==> flow/design.v <==
module b58_cliky
	(
		CLOCK_50,						 
    KEY,
    SW,
    HEX0, HEX1, HEX2, HEX3, HEX4, HEX5, HEX6, HEX7,
		PLOT_X,
		PLOT_Y,
		PLOT_COLOUR,
		PLOT_EN
	);
	input			CLOCK_50;				 
	input   [9:0]   SW;
	input   [3:0]   KEY;
    output 	[6:0]   HEX0, HEX1, HEX2, HEX3, HEX4, HEX5, HEX6, HEX7;
	output	[7:0]	PLOT_X;
	output	[7:0]	PLOT_Y;
	output	[2:0]	PLOT_COLOUR;
	output			PLOT_EN;
   wire resetn;
   assign resetn = SW[0];
	wire [2:0] colour;
	wire [7:0] x;
        wire [7:0] y;
	wire writeEn;
	assign PLOT_X = x;
	assign PLOT_Y = y;
	assign PLOT_COLOUR = colour;
	assign PLOT_EN = writeEn;
   wire [2:0] next_square, curr_square;
   wire [6:0] next_colour;
   wire [2:0] curr_colour;
   wire [3:0] next_mode, curr_mode;
   wire [15:0] score, high_score;
   wire [3:0] lives;
   wire times_up, have_pressed, correct_answer;
   wire [9:0] squares_drawn;
   wire [19:0] current_state, next_state;
   wire [4:0] pressed_key;
   top_clicky top(
   		.clk(CLOCK_50),
   		.resetn(resetn),
   		.restart(SW[9]),
   		.key1(~KEY[3]), .key2(~KEY[2]), .key3(~KEY[1]), .key4(~KEY[0]),
   		.next_square(next_square), 
		.curr_square(curr_square),
   		.next_colour(next_colour), 
   		.curr_colour(curr_colour),
   		.next_mode(next_mode), 
   		.curr_mode(curr_mode),
   		.score(score),
  		.high_score(high_score),
  		.lives(lives),
  		.x(x), 
  		.y(y),  
  		.colour(colour),  
  		.times_up(times_up), 
  		.have_pressed(have_pressed), 
  		.correct_answer(correct_answer),
  		.squares_drawn(squares_drawn),
   		.current_state(current_state), 
   		.next_state(next_state),
   		.pressed_key(pressed_key),
   		.plot(writeEn)  
   		);
      hex_display score_1(
        .IN(score[3:0]),
        .OUT(HEX0)
      );
      hex_display score_2(
        .IN(score[7:4]),
        .OUT(HEX1)
      );
	hex_display high_score_1(
        .IN(high_score[3:0]),
        .OUT(HEX6)
      );
	hex_display high_score_2(
        .IN(high_score[7:4]),
        .OUT(HEX7)
      );
      hex_display lives_count(
        .IN(lives),
        .OUT(HEX4)
      );
	assign HEX5 = 7'b1000111;
	assign HEX3 = 7'b0010010;
	assign HEX2 = 7'b1000110;
endmodule
module hex_display(IN, OUT);
   input [3:0] IN;
	 output reg [6:0] OUT;
	 always @(*)
	 begin
		case(IN[3:0])
			4'b0000: OUT = 7'b1000000;
			4'b0001: OUT = 7'b1111001;
			4'b0010: OUT = 7'b0100100;
			4'b0011: OUT = 7'b0110000;
			4'b0100: OUT = 7'b0011001;
			4'b0101: OUT = 7'b0010010;
			4'b0110: OUT = 7'b0000010;
			4'b0111: OUT = 7'b1111000;
			4'b1000: OUT = 7'b0000000;
			4'b1001: OUT = 7'b0011000;
			4'b1010: OUT = 7'b0001000;
			4'b1011: OUT = 7'b0000011;
			4'b1100: OUT = 7'b1000110;
			4'b1101: OUT = 7'b0100001;
			4'b1110: OUT = 7'b0000110;
			4'b1111: OUT = 7'b0001110;
			default: OUT = 7'b0111111;
		endcase
	end
endmodule
 module top_clicky(
   input clk, resetn, restart,
   input key1, key2, key3, key4,
   output wire [2:0] next_square, curr_square,
   output wire [6:0] next_colour, 
   output wire [2:0] curr_colour,
   output wire [3:0] next_mode,
   output wire [3:0] curr_mode,
   output wire [15:0] score,
   output wire [15:0] high_score,
   output wire [3:0] lives,
   output wire [7:0] x, y,
   output wire [2:0] colour,
   output wire times_up, have_pressed, correct_answer,
   output wire [9:0] squares_drawn,
   output wire [19:0] current_state, next_state,
   output wire [4:0] pressed_key,
   output wire plot
   );
    wire [4:0] ld_w_square;
    wire ld_next_square;
    wire update;
    wire reset, set_answer, drawing_bar;
    clicky_datapath d0(
      .clk(clk),
      .resetn(resetn),
      .start(1'd1),
      .reset(reset),
      .ld_w_square(ld_w_square),
      .ld_next_square(ld_next_square),
      .plot(plot),
      .pressed_key(pressed_key),
      .update(update),
      .set_answer(set_answer),
      .drawing_bar(drawing_bar),
      .times_up(times_up),
      .have_pressed(have_pressed), 
      .correct_answer(correct_answer),
      .squares_drawn(squares_drawn),
      .out_x(x),
      .out_y(y),
      .colour(colour),
      .score(score),
      .high_score(high_score),
      .lives(lives),
      .next_square(next_square),
      .next_colour(next_colour),
      .curr_colour(curr_colour),
      .curr_square(curr_square),
      .next_mode(next_mode),
      .curr_mode(curr_mode)
    );
    clicky_control c0(
      .resetn(resetn),
      .start(1'd1),
      .restart(restart),
      .times_up(times_up),
      .clk(clk),
      .key1(key1), 
      .key2(key2), 
      .key3(key3), 
      .key4(key4),
      .have_pressed(have_pressed), 
      .correct_answer(correct_answer),
      .squares_drawn(squares_drawn),
      .lives(lives), 
      .score(score),
      .ld_w_square(ld_w_square),
      .ld_next_square(ld_next_square),
      .plot(plot),
      .pressed_key(pressed_key),
      .update(update),
      .current_state(current_state), 
      .next_state(next_state),
      .reset(reset),
      .set_answer(set_answer),
      .drawing_bar(drawing_bar)
    );
endmodule
module clicky_control(
    input resetn,
    input start, 
    input restart,
    input times_up,
    input clk,
    input key1, key2, key3, key4,
    input have_pressed, correct_answer,
    input [9:0] squares_drawn,
    input [3:0] lives, 
    input [15:0] score,
    output reg [4:0] ld_w_square,
    output reg ld_next_square,
    output reg plot,
    output reg [4:0] pressed_key,
    output reg update,
    output reg [19:0] current_state, next_state,
    output reg reset,
    output reg set_answer,
    output reg drawing_bar
    );
    localparam
    START		           = 20'd1,
    LOAD_W_SQUARE_1		    =	20'd2,
    DRAW_W_SQUARE_1		    =	20'd3,
    DRAW_W_SQUARE_1_WAIT	    =	20'd4,
    LOAD_W_SQUARE_2		    =	20'd5,
    DRAW_W_SQUARE_2		    =	20'd6,
    DRAW_W_SQUARE_2_WAIT	    =	20'd7,
    LOAD_W_SQUARE_3		    =	20'd8,
    DRAW_W_SQUARE_3		    =	20'd9,
    DRAW_W_SQUARE_3_WAIT	    =	20'd10,
    LOAD_W_SQUARE_4		    =  20'd11,
    DRAW_W_SQUARE_4		    =  20'd12,
    DRAW_W_SQUARE_4_WAIT	    =	20'd13,
    LOAD_NEXT_SQUARE		    =  20'd14,
    DRAW_NEXT_SQUARE		    =	20'd15,
    DRAW_NEXT_SQUARE_WAIT	    =	20'd16,
    LOAD_LEFT_BAR           =    20'd30,
    DRAW_LEFT_BAR           =    20'd31,
    DRAW_LEFT_BAR_WAIT      =    20'd32,
    LOAD_RIGHT_BAR          =    20'd33,
    DRAW_RIGHT_BAR          =    20'd34,
    DRAW_RIGHT_BAR_WAIT     =    20'd35,
    WAIT_ANSWER		    =	20'd17,
    PRESSED_KEY_1_WAIT	    =	20'd19,
    PRESSED_KEY_2_WAIT	    =	20'd21,
    PRESSED_KEY_3_WAIT	    =	20'd23,
    PRESSED_KEY_4_WAIT	    =	20'd25,
    TIMES_UP			    =	20'd26,
    UPDATE_SCORE		    =	20'd27,
    RESTART			   	    =	20'd28,
    RESTART_WAIT	        =   20'd29,
	UPDATE_SCORE_WAIT		=   20'd36;
    always@(*)
    begin: state_table 
            case (current_state)
              START: next_state = start ? LOAD_W_SQUARE_1 : START;
              LOAD_W_SQUARE_1: next_state = DRAW_W_SQUARE_1;
              DRAW_W_SQUARE_1: next_state = (squares_drawn < 10'd256) ? DRAW_W_SQUARE_1 : DRAW_W_SQUARE_1_WAIT;
              DRAW_W_SQUARE_1_WAIT: next_state = LOAD_W_SQUARE_2;
              LOAD_W_SQUARE_2: next_state = DRAW_W_SQUARE_2;
              DRAW_W_SQUARE_2: next_state = (squares_drawn < 10'd256) ? DRAW_W_SQUARE_2 : DRAW_W_SQUARE_2_WAIT;
              DRAW_W_SQUARE_2_WAIT: next_state = LOAD_W_SQUARE_3;
              LOAD_W_SQUARE_3: next_state = DRAW_W_SQUARE_3;
              DRAW_W_SQUARE_3: next_state = (squares_drawn < 10'd256) ? DRAW_W_SQUARE_3 : DRAW_W_SQUARE_3_WAIT;
              DRAW_W_SQUARE_3_WAIT: next_state = LOAD_W_SQUARE_4;
              LOAD_W_SQUARE_4: next_state = DRAW_W_SQUARE_4;
              DRAW_W_SQUARE_4: next_state = (squares_drawn < 10'd256) ? DRAW_W_SQUARE_4 : DRAW_W_SQUARE_4_WAIT;
              DRAW_W_SQUARE_4_WAIT: next_state = LOAD_NEXT_SQUARE;
              LOAD_NEXT_SQUARE: next_state = DRAW_NEXT_SQUARE;
              DRAW_NEXT_SQUARE: next_state = (squares_drawn < 10'd256) ? DRAW_NEXT_SQUARE : DRAW_NEXT_SQUARE_WAIT;
              DRAW_NEXT_SQUARE_WAIT: next_state = LOAD_LEFT_BAR;
              LOAD_LEFT_BAR: next_state = DRAW_LEFT_BAR;
              DRAW_LEFT_BAR: next_state = (squares_drawn < 10'd480) ? DRAW_LEFT_BAR : DRAW_LEFT_BAR_WAIT;
              DRAW_LEFT_BAR_WAIT: next_state = LOAD_RIGHT_BAR;
              LOAD_RIGHT_BAR: next_state = DRAW_RIGHT_BAR;
              DRAW_RIGHT_BAR: next_state = (squares_drawn < 10'd480) ? DRAW_RIGHT_BAR : DRAW_RIGHT_BAR_WAIT;
              DRAW_RIGHT_BAR_WAIT: next_state = WAIT_ANSWER;
              WAIT_ANSWER:
                    begin
		              if (times_up == 1'b1)
                            next_state = TIMES_UP;
                      else if ((key1 == 1'b1) && (have_pressed == 1'b0))
                        	next_state = PRESSED_KEY_1_WAIT;
                      else if ((key2 == 1'b1) && (have_pressed == 1'b0))
                        	next_state = PRESSED_KEY_2_WAIT;
                      else if ((key3 == 1'b1) && (have_pressed == 1'b0))
                        	next_state = PRESSED_KEY_3_WAIT;
                      else if ((key4 == 1'b1) && (have_pressed == 1'b0))
                        	next_state = PRESSED_KEY_4_WAIT;
                      else
                        	next_state = WAIT_ANSWER;	
                    end
		    PRESSED_KEY_1_WAIT:
			begin
				if ((times_up == 1'b0) && (key1 == 1'b0))
					next_state = WAIT_ANSWER;
				else if (times_up == 1'b1)
					next_state = TIMES_UP;
				else
					next_state = PRESSED_KEY_1_WAIT;
			end
            PRESSED_KEY_2_WAIT:
			begin
				if ((times_up == 1'b0) && (key2 == 1'b0))
					next_state = WAIT_ANSWER;
				else if (times_up == 1'b1)
					next_state = TIMES_UP;
				else
					next_state = PRESSED_KEY_2_WAIT;
			end
            PRESSED_KEY_3_WAIT:
			begin
				if ((times_up == 1'b0) && (key3 == 1'b0))
					next_state = WAIT_ANSWER;
				else if (times_up == 1'b1)
					next_state = TIMES_UP;
				else
					next_state = PRESSED_KEY_3_WAIT;
			end
            PRESSED_KEY_4_WAIT:
			begin
				if ((times_up == 1'b0) && (key4 == 1'b0))
					next_state = WAIT_ANSWER;
				else if (times_up == 1'b1)
					next_state = TIMES_UP;
				else
					next_state = PRESSED_KEY_4_WAIT;
			end
                TIMES_UP: next_state = UPDATE_SCORE;
                UPDATE_SCORE: next_state = UPDATE_SCORE_WAIT;
					 UPDATE_SCORE_WAIT: next_state = (lives != 4'd0) ? LOAD_W_SQUARE_1 : RESTART;
                RESTART: next_state = restart ? RESTART_WAIT : RESTART;
                RESTART_WAIT: next_state = restart ? RESTART_WAIT : START;
            default:     next_state = START;
        endcase
    end
    always @(*)
    begin: enable_signals
	    set_answer = 1'b0;
      	reset = 1'b0;
      	ld_w_square = 5'd0;
		ld_next_square = 1'b0;
      	plot = 1'b0;
		pressed_key = 5'd0;
		update = 1'b0;
		drawing_bar = 1'b0;
        case (current_state)
           START:
             	begin
                reset = 1'b1;
                end
           LOAD_W_SQUARE_1: 
                begin
                set_answer = 1'b1;
                ld_w_square = 5'd1;
                end
           LOAD_W_SQUARE_2: 
                begin
                ld_w_square = 5'd2;
                end
           LOAD_W_SQUARE_3: 
                begin
                ld_w_square = 5'd3;
                end
           LOAD_W_SQUARE_4: 
                begin
                ld_w_square = 5'd4;
                end
           LOAD_NEXT_SQUARE: 
                begin
                ld_next_square = 1'b1;
                end
           LOAD_LEFT_BAR:
                begin
                ld_w_square = 5'd5;
                end
           LOAD_RIGHT_BAR:
                begin
                ld_w_square = 5'd6;
                end
           DRAW_W_SQUARE_1:
             	begin
                plot = 1'b1;
                end
           DRAW_W_SQUARE_2:
             	begin
                plot = 1'b1;
                end
           DRAW_W_SQUARE_3:
             	begin
                plot = 1'b1;
                end
           DRAW_W_SQUARE_4:
             	begin
                plot = 1'b1;
                end
           DRAW_NEXT_SQUARE:
             	begin
                plot = 1'b1;
                end
           DRAW_LEFT_BAR:
             	begin
                plot = 1'b1;
                drawing_bar = 1'b1;
                end
           DRAW_RIGHT_BAR:
             	begin
                plot = 1'b1;
                drawing_bar = 1'b1;
                end
           PRESSED_KEY_1_WAIT:
                begin
                pressed_key = 5'd1;
                end
           PRESSED_KEY_2_WAIT:
                begin
                pressed_key = 5'd2;
                end
           PRESSED_KEY_3_WAIT:
                begin
                pressed_key = 5'd3;
                end
           PRESSED_KEY_4_WAIT:
           	    begin
                pressed_key = 5'd4;
                end
           UPDATE_SCORE:
             	begin
                update = 1'b1;
                end
        endcase
    end 
    always@(posedge clk)
    begin: state_FFs
      if(!resetn || !start)
            current_state <= START;
        else
            current_state <= next_state;
    end 
endmodule
module clicky_datapath(
   input clk,
   input resetn,
   input start,
   input reset,
   input [4:0] ld_w_square,
   input ld_next_square,
   input plot,
   input [4:0] pressed_key,
   input update,
   input set_answer,
   input drawing_bar,
   output times_up,
   output reg have_pressed, correct_answer,
   output reg [9:0] squares_drawn,  
   output reg [7:0] out_x, out_y,
   output reg [2:0] colour, 
   output reg [15:0] score,
   output reg [15:0] high_score,
   output reg [3:0] lives,  
   output reg [2:0] next_square,
   output reg [6:0] next_colour,
   output reg [2:0] curr_colour,
   output reg [2:0] curr_square,
   output reg [3:0] next_mode,
   output reg [3:0] curr_mode
    );
    localparam
    w_square_1_x		=	8'd30,
    w_square_1_y		=	8'd52,
    w_square_2_x		=	8'd60,
    w_square_2_y		=	8'd52,
    w_square_3_x		=	8'd90,
    w_square_3_y		=	8'd52,
    w_square_4_x		=	8'd120,
    w_square_4_y		=	8'd52,
    left_bar_x          =   8'd0,
    right_bar_x         =   8'd156,
    bar_y               =   8'd0,
    black			=      3'b000,
    blue			=      3'b001,
    green			=      3'b010,
    cyan			=      3'b011,
    red			    =	   3'b100,
    pink			=      3'b101,
    yellow			=	   3'b110,
    white		    =	   3'b111;
    reg [17:0] max_count;
    reg inc_life, dec_life, inc_speed, dec_speed, inc_score, dec_score;
   rate_divider rate_div(
   			.clk(clk), 
   			.resetn(resetn),
   			.reset(reset), 
   			.max_count(max_count),
   		    .enable(times_up)
   		    );
   reg [7:0] x,y;
   reg [2:0] c;  
   reg [9:0] ct;
   wire [3:0] x_add = ct[3:0];
   wire [3:0] y_add = ct[7:4];
   wire [1:0] x_add_bar = ct[1:0];
   wire [7:0] y_add_bar = ct[9:2];
   always @(posedge clk)
   begin
		if (next_square >= 3'd4)
		    next_square <= 3'd0;
		else
		    next_square <= next_square + 3'd1;
		if (next_colour >= 7'd100)
		    next_colour <= 7'd0;
		else
		    next_colour <= next_colour + 7'd1;
		if (next_mode >= 4'd10)
		    next_mode <= 4'd0;
		else
		    next_mode <= next_mode + 7'd1;
       if (set_answer == 1'b1)
           correct_answer <= 1'b0;
        if (reset == 1'b1)
        begin
        x <= 8'd0;
        y <= 8'd0;
        c <= 3'd0;
        inc_speed <= 0;
        dec_speed <= 0;
        inc_life <= 0;
		  dec_life <= 0;
		  inc_score <= 0;
		  dec_score <= 0;
        have_pressed <= 1'd0;
        lives <= 4'd3;
        score <= 16'd0;
		  max_count <= 18'd18_000;
		  curr_mode <= 0;
        end
        if (update == 1'b1)
        begin
					 if (inc_speed)
    	            max_count <= max_count - (18'd1_000);
                if (dec_speed)
                    max_count <= max_count + (18'd1_000);
                if (inc_score)
					     begin
                    score <= score + 1;
						  if (high_score <= score+1)
								high_score <= score +1;
						  end
                if (dec_score)
                    score <= score - 1;
                if (inc_life)
                    lives <= lives + 1;
                if ((dec_life) & (lives != 0)) 
                    lives <= lives - 1;
					 if ((have_pressed == 1'b0) && ((curr_colour == 3'd0) || (curr_colour == 3'd1)) && (lives != 3'd0))
					     lives <= lives -1;
		    if (curr_mode == 4'd0)      
		    begin
		        if (next_mode == 4'd1)   
		            curr_mode <= 4'd1;
		    end
		    else if (curr_mode == 4'd3)  
		        curr_mode <= 4'd0;
		    else                         
		        curr_mode <= curr_mode + 4'd1;
        end
        if (pressed_key == 5'd1)
            begin
            inc_speed <= 0;
            dec_speed <= 0;
            inc_life <= 0;
            dec_life <= 0;
            inc_score <= 0;
            dec_score <= 0;
            if (curr_mode == 4'd0)
            begin
                if (curr_colour == 3'd4 && curr_square == 3'd1)
                begin
                	inc_speed <= 1'b1;
                end
                else if (curr_colour == 3'd3 && curr_square == 3'd1)
                begin
                        dec_speed <= 1'b1;
                end
                else if (curr_colour == 3'd2 && curr_square == 3'd1)
                begin
                        inc_life <= 1'b1;
                end
                else if (curr_colour == 3'd1)
                begin
                    if (curr_square == 3'd1)
                        inc_score <= 1'b1;
                    else
                        dec_life <= 1'b1;
                end
                else if (curr_colour == 3'd0)
                begin
                    if (curr_square != 3'd1)
                        inc_score <= 1'b1;
                    else
                        dec_life <= 1'b1;
                end
            end
         	else
         	begin
                if (curr_colour == 3'd4 && curr_square == 3'd1)
                begin
                    dec_speed <= 1'b1;
                end
                else if (curr_colour == 3'd3 && curr_square == 3'd1)
                begin
                    inc_speed <= 1'b1;
                end
                else if (curr_colour == 3'd2 && curr_square == 3'd1)
                begin
                     dec_life <= 1'b1;
                end
                else if (curr_colour == 3'd0)
                begin
                    if (curr_square == 3'd1)
                        inc_score <= 1'b1;
                    else
                        dec_life <= 1'b1;
                end
                else if (curr_colour == 3'd1)
                begin
                    if (curr_square != 3'd1)
                        inc_score <= 1'b1;
                    else
                        dec_life <= 1'b1;
                end
         	end    
            have_pressed <= 1'b1;
            end
        if (pressed_key == 5'd2)
            begin
            inc_speed <= 0;
            dec_speed <= 0;
            inc_life <= 0;
            dec_life <= 0;
            inc_score <= 0;
            dec_score <= 0;
            if (curr_mode == 4'd0)
            begin
                if (curr_colour == 3'd4 && curr_square == 3'd2)
                begin
                	inc_speed <= 1'b1;
                end
                else if (curr_colour == 3'd3 && curr_square == 3'd2)
                begin
                        dec_speed <= 1'b1;
                end
                else if (curr_colour == 3'd2 && curr_square == 3'd2)
                begin
                        inc_life <= 1'b1;
                end
                else if (curr_colour == 3'd1)
                begin
                    if (curr_square == 3'd2)
                        inc_score <= 1'b1;
                    else
                        dec_life <= 1'b1;
                end
                else if (curr_colour == 3'd0)
                begin
                    if (curr_square != 3'd2)
                        inc_score <= 1'b1;
                    else
                        dec_life <= 1'b1;
                end
            end
         	else
         	begin
                if (curr_colour == 3'd4 && curr_square == 3'd2)
                begin
                    dec_speed <= 1'b1;
                end
                else if (curr_colour == 3'd3 && curr_square == 3'd2)
                begin
                    inc_speed <= 1'b1;
                end
                else if (curr_colour == 3'd2 && curr_square == 3'd2)
                begin
                     dec_life <= 1'b1;
                end
                else if (curr_colour == 3'd0)
                begin
                    if (curr_square == 3'd2)
                        inc_score <= 1'b1;
                    else
                        dec_life <= 1'b1;
                end
                else if (curr_colour == 3'd1)
                begin
                    if (curr_square != 3'd2)
                        inc_score <= 1'b1;
                    else
                        dec_life <= 1'b1;
                end
         	end    
            have_pressed <= 1'b1;
            end
        if (pressed_key == 5'd3)
            begin
            inc_speed <= 0;
            dec_speed <= 0;
            inc_life <= 0;
            dec_life <= 0;
            inc_score <= 0;
            dec_score <= 0;
            if (curr_mode == 4'd0)
            begin
                if (curr_colour == 3'd4 && curr_square == 3'd3)
                begin
                	inc_speed <= 1'b1;
                end
                else if (curr_colour == 3'd3 && curr_square == 3'd3)
                begin
                        dec_speed <= 1'b1;
                end
                else if (curr_colour == 3'd2 && curr_square == 3'd3)
                begin
                        inc_life <= 1'b1;
                end
                else if (curr_colour == 3'd1)
                begin
                    if (curr_square == 3'd3)
                        inc_score <= 1'b1;
                    else
                        dec_life <= 1'b1;
                end
                else if (curr_colour == 3'd0)
                begin
                    if (curr_square != 3'd3)
                        inc_score <= 1'b1;
                    else
                        dec_life <= 1'b1;
                end
            end
         	else
         	begin
                if (curr_colour == 3'd4 && curr_square == 3'd3)
                begin
                    dec_speed <= 1'b1;
                end
                else if (curr_colour == 3'd3 && curr_square == 3'd3)
                begin
                    inc_speed <= 1'b1;
                end
                else if (curr_colour == 3'd2 && curr_square == 3'd3)
                begin
                     dec_life <= 1'b1;
                end
                else if (curr_colour == 3'd0)
                begin
                    if (curr_square == 3'd3)
                        inc_score <= 1'b1;
                    else
                        dec_life <= 1'b1;
                end
                else if (curr_colour == 3'd1)
                begin
                    if (curr_square != 3'd3)
                        inc_score <= 1'b1;
                    else
                        dec_life <= 1'b1;
                end
         	end    
            have_pressed <= 1'b1;
            end
        if (pressed_key == 5'd4)
            begin
            inc_speed <= 0;
            dec_speed <= 0;
            inc_life <= 0;
            dec_life <= 0;
            inc_score <= 0;
            dec_score <= 0;
            if (curr_mode == 4'd0)
            begin
                if (curr_colour == 3'd4 && curr_square == 3'd4)
                begin
                	inc_speed <= 1'b1;
                end
                else if (curr_colour == 3'd3 && curr_square == 3'd4)
                begin
                        dec_speed <= 1'b1;
                end
                else if (curr_colour == 3'd2 && curr_square == 3'd4)
                begin
                        inc_life <= 1'b1;
                end
                else if (curr_colour == 3'd1)
                begin
                    if (curr_square == 3'd4)
                        inc_score <= 1'b1;
                    else
                        dec_life <= 1'b1;
                end
                else if (curr_colour == 3'd0)
                begin
                    if (curr_square != 3'd4)
                        inc_score <= 1'b1;
                    else
                        dec_life <= 1'b1;
                end
            end
         	else
         	begin
                if (curr_colour == 3'd4 && curr_square == 3'd4)
                begin
                    dec_speed <= 1'b1;
                end
                else if (curr_colour == 3'd3 && curr_square == 3'd4)
                begin
                    inc_speed <= 1'b1;
                end
                else if (curr_colour == 3'd2 && curr_square == 3'd4)
                begin
                     dec_life <= 1'b1;
                end
                else if (curr_colour == 3'd0)
                begin
                    if (curr_square == 3'd4)
                        inc_score <= 1'b1;
                    else
                        dec_life <= 1'b1;
                end
                else if (curr_colour == 3'd1)
                begin
                    if (curr_square != 3'd4)
                        inc_score <= 1'b1;
                    else
                        dec_life <= 1'b1;
                end
         	end    
            have_pressed <= 1'b1;
            end
        if (ld_w_square == 5'd1)
        begin
		      have_pressed <= 1'd0;
            x <= w_square_1_x;
            y <= w_square_1_y;
            c <= white;
				inc_speed <= 0;
            dec_speed <= 0;
            inc_life <= 0;
            dec_life <= 0;
            inc_score <= 0;
            dec_score <= 0;
        end
        else if (ld_w_square == 5'd2)
        begin
            x <= w_square_2_x;
            y <= w_square_2_y;
            c <= white;
        end
        else if (ld_w_square == 5'd3)
        begin
            x <= w_square_3_x;
            y <= w_square_3_y;
            c <= white;
        end
        else if (ld_w_square == 5'd4)
        begin
            x <= w_square_4_x;
            y <= w_square_4_y;
            c <= white;
        end
        else if (ld_w_square == 5'd5)
        begin
            x <= left_bar_x;
            y <= bar_y;
            if (curr_mode == 4'd0)
                c <= black;
            else
                c <= red;
        end
        else if (ld_w_square == 5'd6)
        begin
            x <= right_bar_x;
            y <= bar_y;
            if (curr_mode == 4'd0)
                c <= black;
            else
                c <= red;
        end
       if (ld_next_square == 1'b1)
       begin
	    if (score%5 == 4)
	    begin
	        max_count <= max_count - (18'd1_000);
	    end
	    if (next_colour >= 7'd0 && next_colour <= 7'd44)
	    begin
	            c <= red;
                curr_colour <= 3'd1;
        end
	    else if (next_colour >= 7'd45 && next_colour <= 7'd89)
	    begin
	            c <= yellow;
                curr_colour <= 3'd0;
        end
	    else if (next_colour >= 7'd90 && next_colour <= 7'd94)
	    begin
	            c <= green;
                curr_colour <= 3'd2;
        end
	    else if (next_colour >= 7'd95 && next_colour <= 7'd97)
	    begin
                c <= pink;
                curr_colour <= 3'd4;
        end
	    else if (next_colour >= 7'd98 && next_colour <= 7'd100)
	    begin
		        c <= cyan;
                curr_colour <= 3'd3;
        end
            if (next_square == 3'd1)
            begin
            	x <= w_square_1_x;
            	y <= w_square_1_y;
              	curr_square <= 3'd1;
            end
            else if (next_square == 3'd2)
            begin
            	x <= w_square_2_x;
            	y <= w_square_2_y;
                curr_square <= 3'd2;
            end
            else if (next_square == 3'd3)
            begin
            	x <= w_square_3_x;
            	y <= w_square_3_y;
                curr_square <= 3'd3;
            end
            else if (next_square == 3'd4)
            begin
            	x <= w_square_4_x;
            	y <= w_square_4_y;
                curr_square <= 3'd4;
            end
        end
        if (plot == 1'b0)
            ct <= 0;
        else if (ct == 10'd1023)
            begin
            ct <= 0;
            end
        else if (plot == 1'b1)
            ct <= ct + 1'b1;
        else
            ct <= ct;
        if (plot == 1'b0) 
        begin
            out_x <= 8'b0000_0000;
            out_y <= 8'b0000_0000;
            colour <= 3'b000;
            squares_drawn <= 10'd0;
        end
        else
        begin
            if (drawing_bar == 1'b1)
            begin
                out_x <= x + x_add_bar;
                out_y <= y + y_add_bar;
                colour <= c;
            end
            else
            begin
                out_x <= x + x_add;
                out_y <= y + y_add;
                colour <= c;
            end
            squares_drawn <= squares_drawn + 10'd1;
        end
        if (!resetn)
        begin
            lives <= 4'd3;
            score <= 16'd0;
            have_pressed <= 1'b0;
            correct_answer <= 1'b0;
            next_square <= 3'd1;
            next_colour <= 7'd0;
            squares_drawn <= 10'd0;
            max_count <= 18'd18_000;
            high_score <= 16'd0;
            inc_life <= 0;
            dec_life <= 0;
            inc_speed <= 0;
            dec_speed <= 0;
            inc_score <= 0;
            dec_score <= 0;
            curr_mode <= 0;
            next_mode <= 0;
            curr_colour <= 3'd0;
            curr_square <= 3'd0;
            x <= 8'd0;
            y <= 8'd0;
            c <= 3'd0;
            ct <= 10'd0;
            out_x <= 8'd0;
            out_y <= 8'd0;
            colour <= 3'd0;
        end
    end
endmodule
module rate_divider(
  	input clk,
  	input resetn,
	input reset,
  	input [17:0] max_count, 
  	output reg enable
    );
  	reg [17:0] ct;
    always @(posedge clk)
    begin
		  if (!resetn)
		  begin
		      ct <= 18'd0;
				enable <= 1'b0;
		  end
		  else if (reset)
		  begin
		      ct <= max_count - 1;
				enable <= 1'b0;
		  end
        else if (ct > 0)
        begin
            ct <= ct - 18'd1;
      		enable <= 1'b0;
        end
        else
        begin
            ct <= max_count;
          	enable <= 1'b1;
        end
    end
endmodule
# Tool chain data of b58_cliky
# Each step is given for the RTL above and for the edited RTL.
# Lines under "before" count in the file above, lines under "after" in the edited file.
# "delta" is "after" less "before", of the values as shown.
# Cell names lack the library's common part.
# A cell with n/a has no value.
# design
top	b58_cliky
clock	CLOCK_50
library	sky130hd
corner	tt_025C_1v80

# The edit
# Unified diff, file above to edited file.
# A script made this edit. It was not meant as an optimisation and need not keep what the design does.
# begin of diff
@@ -884,5 +884,5 @@
        if (ld_next_square == 1'b1)
        begin
-	    if (score%5 == 4)
+	    if (score%5 < 4)
 	    begin
 	        max_count <= max_count - (18'd1_000);
# end of diff

# Elaborated design
# Yosys after proc, flatten, opt, wreduce and memory -nomap, before mapping. Print and check cells are not counted.
# Yosys's memory passes give these memory sizes; they may raise the number of words (mostly to a power of two), join words into wider ones and drop unused or constant bits.
# word_totals
element	before	after	delta
elab_cells	455	455	0
output_inout_bits	76	76	0
clocked_rd_ports_x_width	47	47	0
register_bits	181	181	0
n_memories	6	6	0
rom_bits	1328	1328	0
# classes
element	before	after	delta
div	1	1	0
reduce_and_logical	45	45	0
n_logic	9	9	0
compare	17	18	1
eq_ne	62	61	-1
add_sub_neg	17	17	0
muxes	270	270	0
# mem_list
element	before	after
mem_shapes	64x12 r1 w0; 16x7 r1 w0; 16x7 r1 w0; 16x7 r1 w0; 16x7 r1 w0; 16x7 r1 w0	64x12 r1 w0; 16x7 r1 w0; 16x7 r1 w0; 16x7 r1 w0; 16x7 r1 w0; 16x7 r1 w0
# ops
cell	before	after	delta
equality test 32 x 3 -> 1 bit with constant B	1	0	-1
< comparator 32 x 3 -> 1 bit with constant B	0	1	1
two-way mux 1 bit	171	171	0
two-way mux 4 bit	29	29	0
logical AND 1 bit	27	27	0
two-way mux 8 bit	26	26	0
two-way mux 3 bit	24	24	0
equality test 20 x 5 -> 1 bit with constant B	12	12	0
equality test 20 x 4 -> 1 bit with constant B	8	8	0
two-way mux 18 bit	8	8	0
inverter 1 bit	8	8	0
equality test 3 x 2 -> 1 bit with constant B	6	6	0
equality test 20 x 6 -> 1 bit with constant B	5	5	0
OR reduction 2 bit	5	5	0
equality test 20 x 3 -> 1 bit with constant B	4	4	0
equality test 5 x 2 -> 1 bit with constant B	4	4	0
equality test 5 x 3 -> 1 bit with constant B	4	4	0
greater-or-equal comparator 7 bit with constant B	4	4	0
less-or-equal comparator 7 bit with constant B	4	4	0
two-way mux 16 bit	4	4	0
adder 4 x 1 -> 4 bit with constant B	3	3	0
equality test 3 x 1 -> 1 bit with constant B	3	3	0
equality test 3 bit with constant B	3	3	0
two-way mux 5 bit	3	3	0
AND reduction 2 bit	3	3	0
adder 10 x 1 -> 10 bit with constant B	2	2	0
adder 8 x 4 -> 8 bit	2	2	0
equality test 20 x 2 -> 1 bit with constant B	2	2	0
# The list need not be complete.

# Longest topological paths
# Yosys ltp: most cells in a row. Word level: on the elaborated netlist, between registers, memories and ports. Mapped: between sequential cells and ports; inverters and the memories' decode and read muxes count.
# logic_depth
element	before	after	delta
depth_word	15	15	0
abc_area	0	0	n/a
mapped_depth	50	52	2
mapped_depth_nobuf	41	42	1

# After synthesis
# Source: synth_stat.txt of the flow (Yosys; design flattened, memories mapped). It holds for the ABC_AREA given above (unset counts as 0); a run with the other value may have another netlist.
# types
cell	before	after	delta
nand2_1	247	202	-45
mux2i_1	47	27	-20
a21oi_1	200	183	-17
nor2_1	308	292	-16
a21o_1	34	19	-15
nand4_1	33	18	-15
a31oi_1	43	56	13
o21a_1	15	27	12
a211oi_1	27	38	11
o21ai_1	24	13	-11
nand3_1	92	83	-9
nand2b_1	29	38	9
buf_1	8	17	9
xor2_1	42	50	8
nand3b_1	8	16	8
and3_1	32	38	6
a22oi_1	20	14	-6
mux2_2	15	9	-6
# The list need not be complete.
# synth_totals
element	before	after	delta
seqArea_um2	4344.2	4344.2	0.0
cells	2625	2513	-112
flip_flops	217	217	0
synth_area_um2	18994.5	18395.1	-599.4
# By module: a second synthesis without flattening, with its own total; a netlist apart from the flattened one above.
# unflattened
element	before	after	delta
hier_cells	2535	2513	-22
hier_area_um2	18749.2	18486.5	-262.7
# Each row is one instance without its submodules.
# modules_before
module	area_um2	cells	seq_area_um2	n_inst
clicky_datapath	13870.8	1911	2842.7	1
clicky_control	1963.1	238	360.3	1
rate_divider	1392.6	183	380.4	1
hex_display	267.8	35	0.0	5
b58_cliky	180.2	27	0.0	1
top_clicky	3.8	1	0.0	1
# modules_after
module	area_um2	cells	seq_area_um2	n_inst
clicky_datapath	13608.1	1889	2842.7	1
clicky_control	1963.1	238	360.3	1
rate_divider	1392.6	183	380.4	1
hex_display	267.8	35	0.0	5
b58_cliky	180.2	27	0.0	1
top_clicky	3.8	1	0.0	1

# Worst setup path after synthesis
# Path of least setup slack by OpenSTA after synthesis, without wires, with an ideal clock, recovery checks aside; 20% of the period is set as input and as output delay. Where synthesis merged equal registers, the netlist keeps one of their names.
# synth_timing
element	before	after	delta
kind	reg2reg	reg2reg	n/a
from	register (name not given)	register (name not given)	n/a
to	register top.d0.max_count[9]	register top.d0.max_count[9]	n/a
tclk_ps	16000	16000	0
setup_ps	69	134	65
path_stages	47	45	-2
required_ps	15931	15866	-65
t_arrival_ps	10728	11365	637
t_first_pin_ps	0	0	0
path_delay_ps	10797	11499	702
path_buffers	6	5	-1
setup_slack_ps	5203	4501	-702
period_less_setup_slack_ps	10797	11499	702
# "path_delay_ps" = arrival - input delay + setup time.
# "path_stages": output pins that drive a net of the path, with the launching flip-flop's if there is one; two outputs of one cell count as two.
# "period_less_setup_slack_ps" = period - worst setup slack (recovery checks aside). The figure is calculated, with input and output delays left at 20% of the set period.
# Between the ends stands the longest chain of elaborated cells between them, by number of cells; it is not shown to be the way that was timed. Of several equally long chains one is given.
# Each line given opens the expression or statement behind the cell; cells for indexed reads and writes are added by Yosys, which also makes memories of some case tables.
# A register here has more assigning lines than the two given.
# synth_via_before
cell_sequence	dfxtp_1 buf_2 nor2_2 inv_2 ha_1 nor2b_1 buf_2 a31oi_1 o21ai_1 or4_4 o211a_1 buf_6 o32ai_4 xnor2_1 or4_4 or2_1 o21a_1 or3_1 [11 not listed] nor4_2 o21ai_2 xnor2_2 ha_1 o21ai_0 mux2i_1 o21ai_1 nand3_1 nor3_2 mux2_4 buf_2 o21ai_1 o31ai_1 nor4_1 o211ai_1 nor3_4 mux2_2 o21ai_1
elab_chain_cells	4
cone_cells	4
classes_between	div (1); eq/ne (1); mux (2)
# synth_rtl_before
element	line_no	source
start: declaration	454
start: assignment	541
start: assignment	546
remainder unit 16 x 3 -> 32 bit	886
equality test 32 x 3 -> 1 bit	886
two-way mux 18 bit	886
two-way mux 18 bit	884	if (ld_next_square == 1'b1)
end: assignment	538	max_count <= max_count + (18'd1_000);
end: assignment	888	max_count <= max_count - (18'd1_000);
end: declaration	484	reg [17:0] max_count;
# synth_via_after
cell_sequence	dfxtp_1 buf_2 nor2_1 inv_1 ha_1 buf_4 nand2b_1 o21ai_1 a32oi_2 a211o_1 o31a_1 or4_1 a211o_1 o211a_2 o21a_2 or3_4 or3_1 o32a_1 [9 not listed] o41ai_4 nand2_1 a221o_1 nor4_4 xor2_1 ha_1 o211ai_1 nand3_1 nor4_4 and3_1 buf_2 nor3_1 a2111oi_2 nand4b_1 o21a_1 or4_1 a21oi_1 o31ai_1
elab_chain_cells	4
cone_cells	4
classes_between	div (1); compare (1); mux (2)
# synth_rtl_after
element	line_no	source
start: declaration	454
start: assignment	541
start: assignment	546
remainder unit 16 x 3 -> 32 bit	886
< comparator 32 x 3 -> 1 bit	886
two-way mux 18 bit	886
two-way mux 18 bit	884	if (ld_next_square == 1'b1)
end: assignment	538	max_count <= max_count + (18'd1_000);
end: assignment	888	max_count <= max_count - (18'd1_000);
end: declaration	484	reg [17:0] max_count;

# Worst path after layout
# From the final timing report of the runs of pair A: the path of least setup slack in the routed layout; clock arrival at registers is part of the times.
# The report prints the path's times to 10 ps; the period is as set.
# layout_timing
element	before	after	delta
kind	reg2reg	reg2reg	n/a
from	register (name not given)	register (name not given)	n/a
to	register top.d0.max_count[11]	register top.d0.max_count[8]	n/a
path_buffers	2	0	-2
path_stages	43	41	-2
required_ps	16480	16470	-10
t_arrival_ps	15170	14800	-370
setup_slack_ps	1310	1670	360
tclk_ps	16000	16000	0
t_first_pin_ps	550	550	0
setup_ps	70	100	30
# Between the ends stands the longest chain of elaborated cells between them, by number of cells; it is not shown to be the way that was timed. Of several equally long chains one is given.
# A register here has more assigning lines than the two given.
# layout_via_before
cell_sequence	dfxtp_1 nor2_2 inv_2 ha_1 nor2b_1 a31oi_1 o21a_1 a2111oi_0 a311oi_2 o32ai_4 xnor2_1 or4_4 nor2_1 o221ai_1 a31oi_1 nor3_1 a211oi_1 or4_4 [7 not listed] and2_1 o21ai_2 xnor2_2 ha_1 o21ai_0 mux2i_1 o21ai_1 nand3_1 nor3_2 mux2_4 o21ai_1 o31ai_1 nor4_1 o211ai_1 nor3_4 buf_4 a221oi_1 a211oi_2
elab_chain_cells	4
cone_cells	4
classes_between	div (1); eq/ne (1); mux (2)
# layout_rtl_before
element	line_no	source
start: declaration	454
start: assignment	541
start: assignment	546
remainder unit 16 x 3 -> 32 bit	886
equality test 32 x 3 -> 1 bit	886
two-way mux 18 bit	886
two-way mux 18 bit	884	if (ld_next_square == 1'b1)
end: assignment	538	max_count <= max_count + (18'd1_000);
end: assignment	888	max_count <= max_count - (18'd1_000);
end: declaration	484	reg [17:0] max_count;
# layout_via_after
cell_sequence	dfxtp_1 nor2_1 inv_1 ha_1 nand2b_1 a21oi_1 o221a_1 o32ai_2 xnor2_1 nand2_2 o2bb2ai_1 or3_1 a31oi_2 or2_1 mux2_2 o31ai_1 o311ai_4 or3_1 [5 not listed] nor3b_1 nand4_1 a211oi_1 nor3_1 nor4_4 xor2_1 ha_1 o211ai_1 nand3_1 nor4_4 nand3_1 o2111ai_1 nand3_1 a311oi_1 nand3_1 nor3_2 o21ai_0 o21a_1
elab_chain_cells	4
cone_cells	4
classes_between	div (1); compare (1); mux (2)
# layout_rtl_after
element	line_no	source
start: declaration	454
start: assignment	541
start: assignment	546
remainder unit 16 x 3 -> 32 bit	886
< comparator 32 x 3 -> 1 bit	886
two-way mux 18 bit	886
two-way mux 18 bit	884	if (ld_next_square == 1'b1)
end: assignment	538	max_count <= max_count + (18'd1_000);
end: assignment	888	max_count <= max_count - (18'd1_000);
end: declaration	484	reg [17:0] max_count;

# Measured runs
# Runs of the flow (Yosys, OpenROAD) on both versions; the two runs of a pair have the same settings. The constraints put input and output delay at 20% of the set period each and load the outputs with 0.01 pF.
# settings_pair_A
CORE_UTILIZATION	40
PLACE_DENSITY	0.6
period_ns	16.0
CAP_MARGIN	20
CORE_MARGIN	2
SLEW_MARGIN	20
# results_pair_A
element	before	after	delta
fin_tns_ps	0	0	0
final_setup_ws_ps	1307	1672	365
achieved_period_ps	14693	14328	-365
synthesis_area_um2	18994.5	18395.1	-599.4
timing.hold.ws_ps	446	468	22
post_route_stdcell_area_um2	20612.3	20085.5	-526.8
die_footprint_um2	49246.3	47718.2	-1528.1
finish.utilization_frac	0.441	0.443	0.002
totalPower_uw	1449	1765	316
# settings_pair_B
CELL_PAD_IN_SITES_DETAIL_PLACEMENT	0
CORE_MARGIN	6
CORE_UTILIZATION	32
GPL_ROUTABILITY_DRIVEN	0
HOLD_SLACK_MARGIN	-0.01
MAX_ROUTING_LAYER	met5
MIN_ROUTING_LAYER	met2
PLACE_DENSITY_LB_ADDON	0.04
SETUP_SLACK_MARGIN	2.42
TNS_END_PERCENT	40
period_ns	20.4
CAP_MARGIN	20
SLEW_MARGIN	20
# results_pair_B
element	before	after	delta
fin_tns_ps	0	0	0
final_setup_ws_ps	4262	4984	722
achieved_period_ps	16138	15416	-722
synthesis_area_um2	18994.5	18395.1	-599.4
timing.hold.ws_ps	453	462	9
post_route_stdcell_area_um2	21025.2	20355.8	-669.4
die_footprint_um2	65349.3	63383.1	-1966.2
finish.utilization_frac	0.362	0.36	-0.002
totalPower_uw	1250	1452	202
# "achieved_period_ps" means the clock period less the worst setup slack. The figure is calculated, with input and output delays left at 20% of the set period.
# By "totalPower_uw" is meant OpenSTA's value without simulated activity: inputs other than the clock are taken to toggle once in ten clock periods, and the tool carries that through the logic.
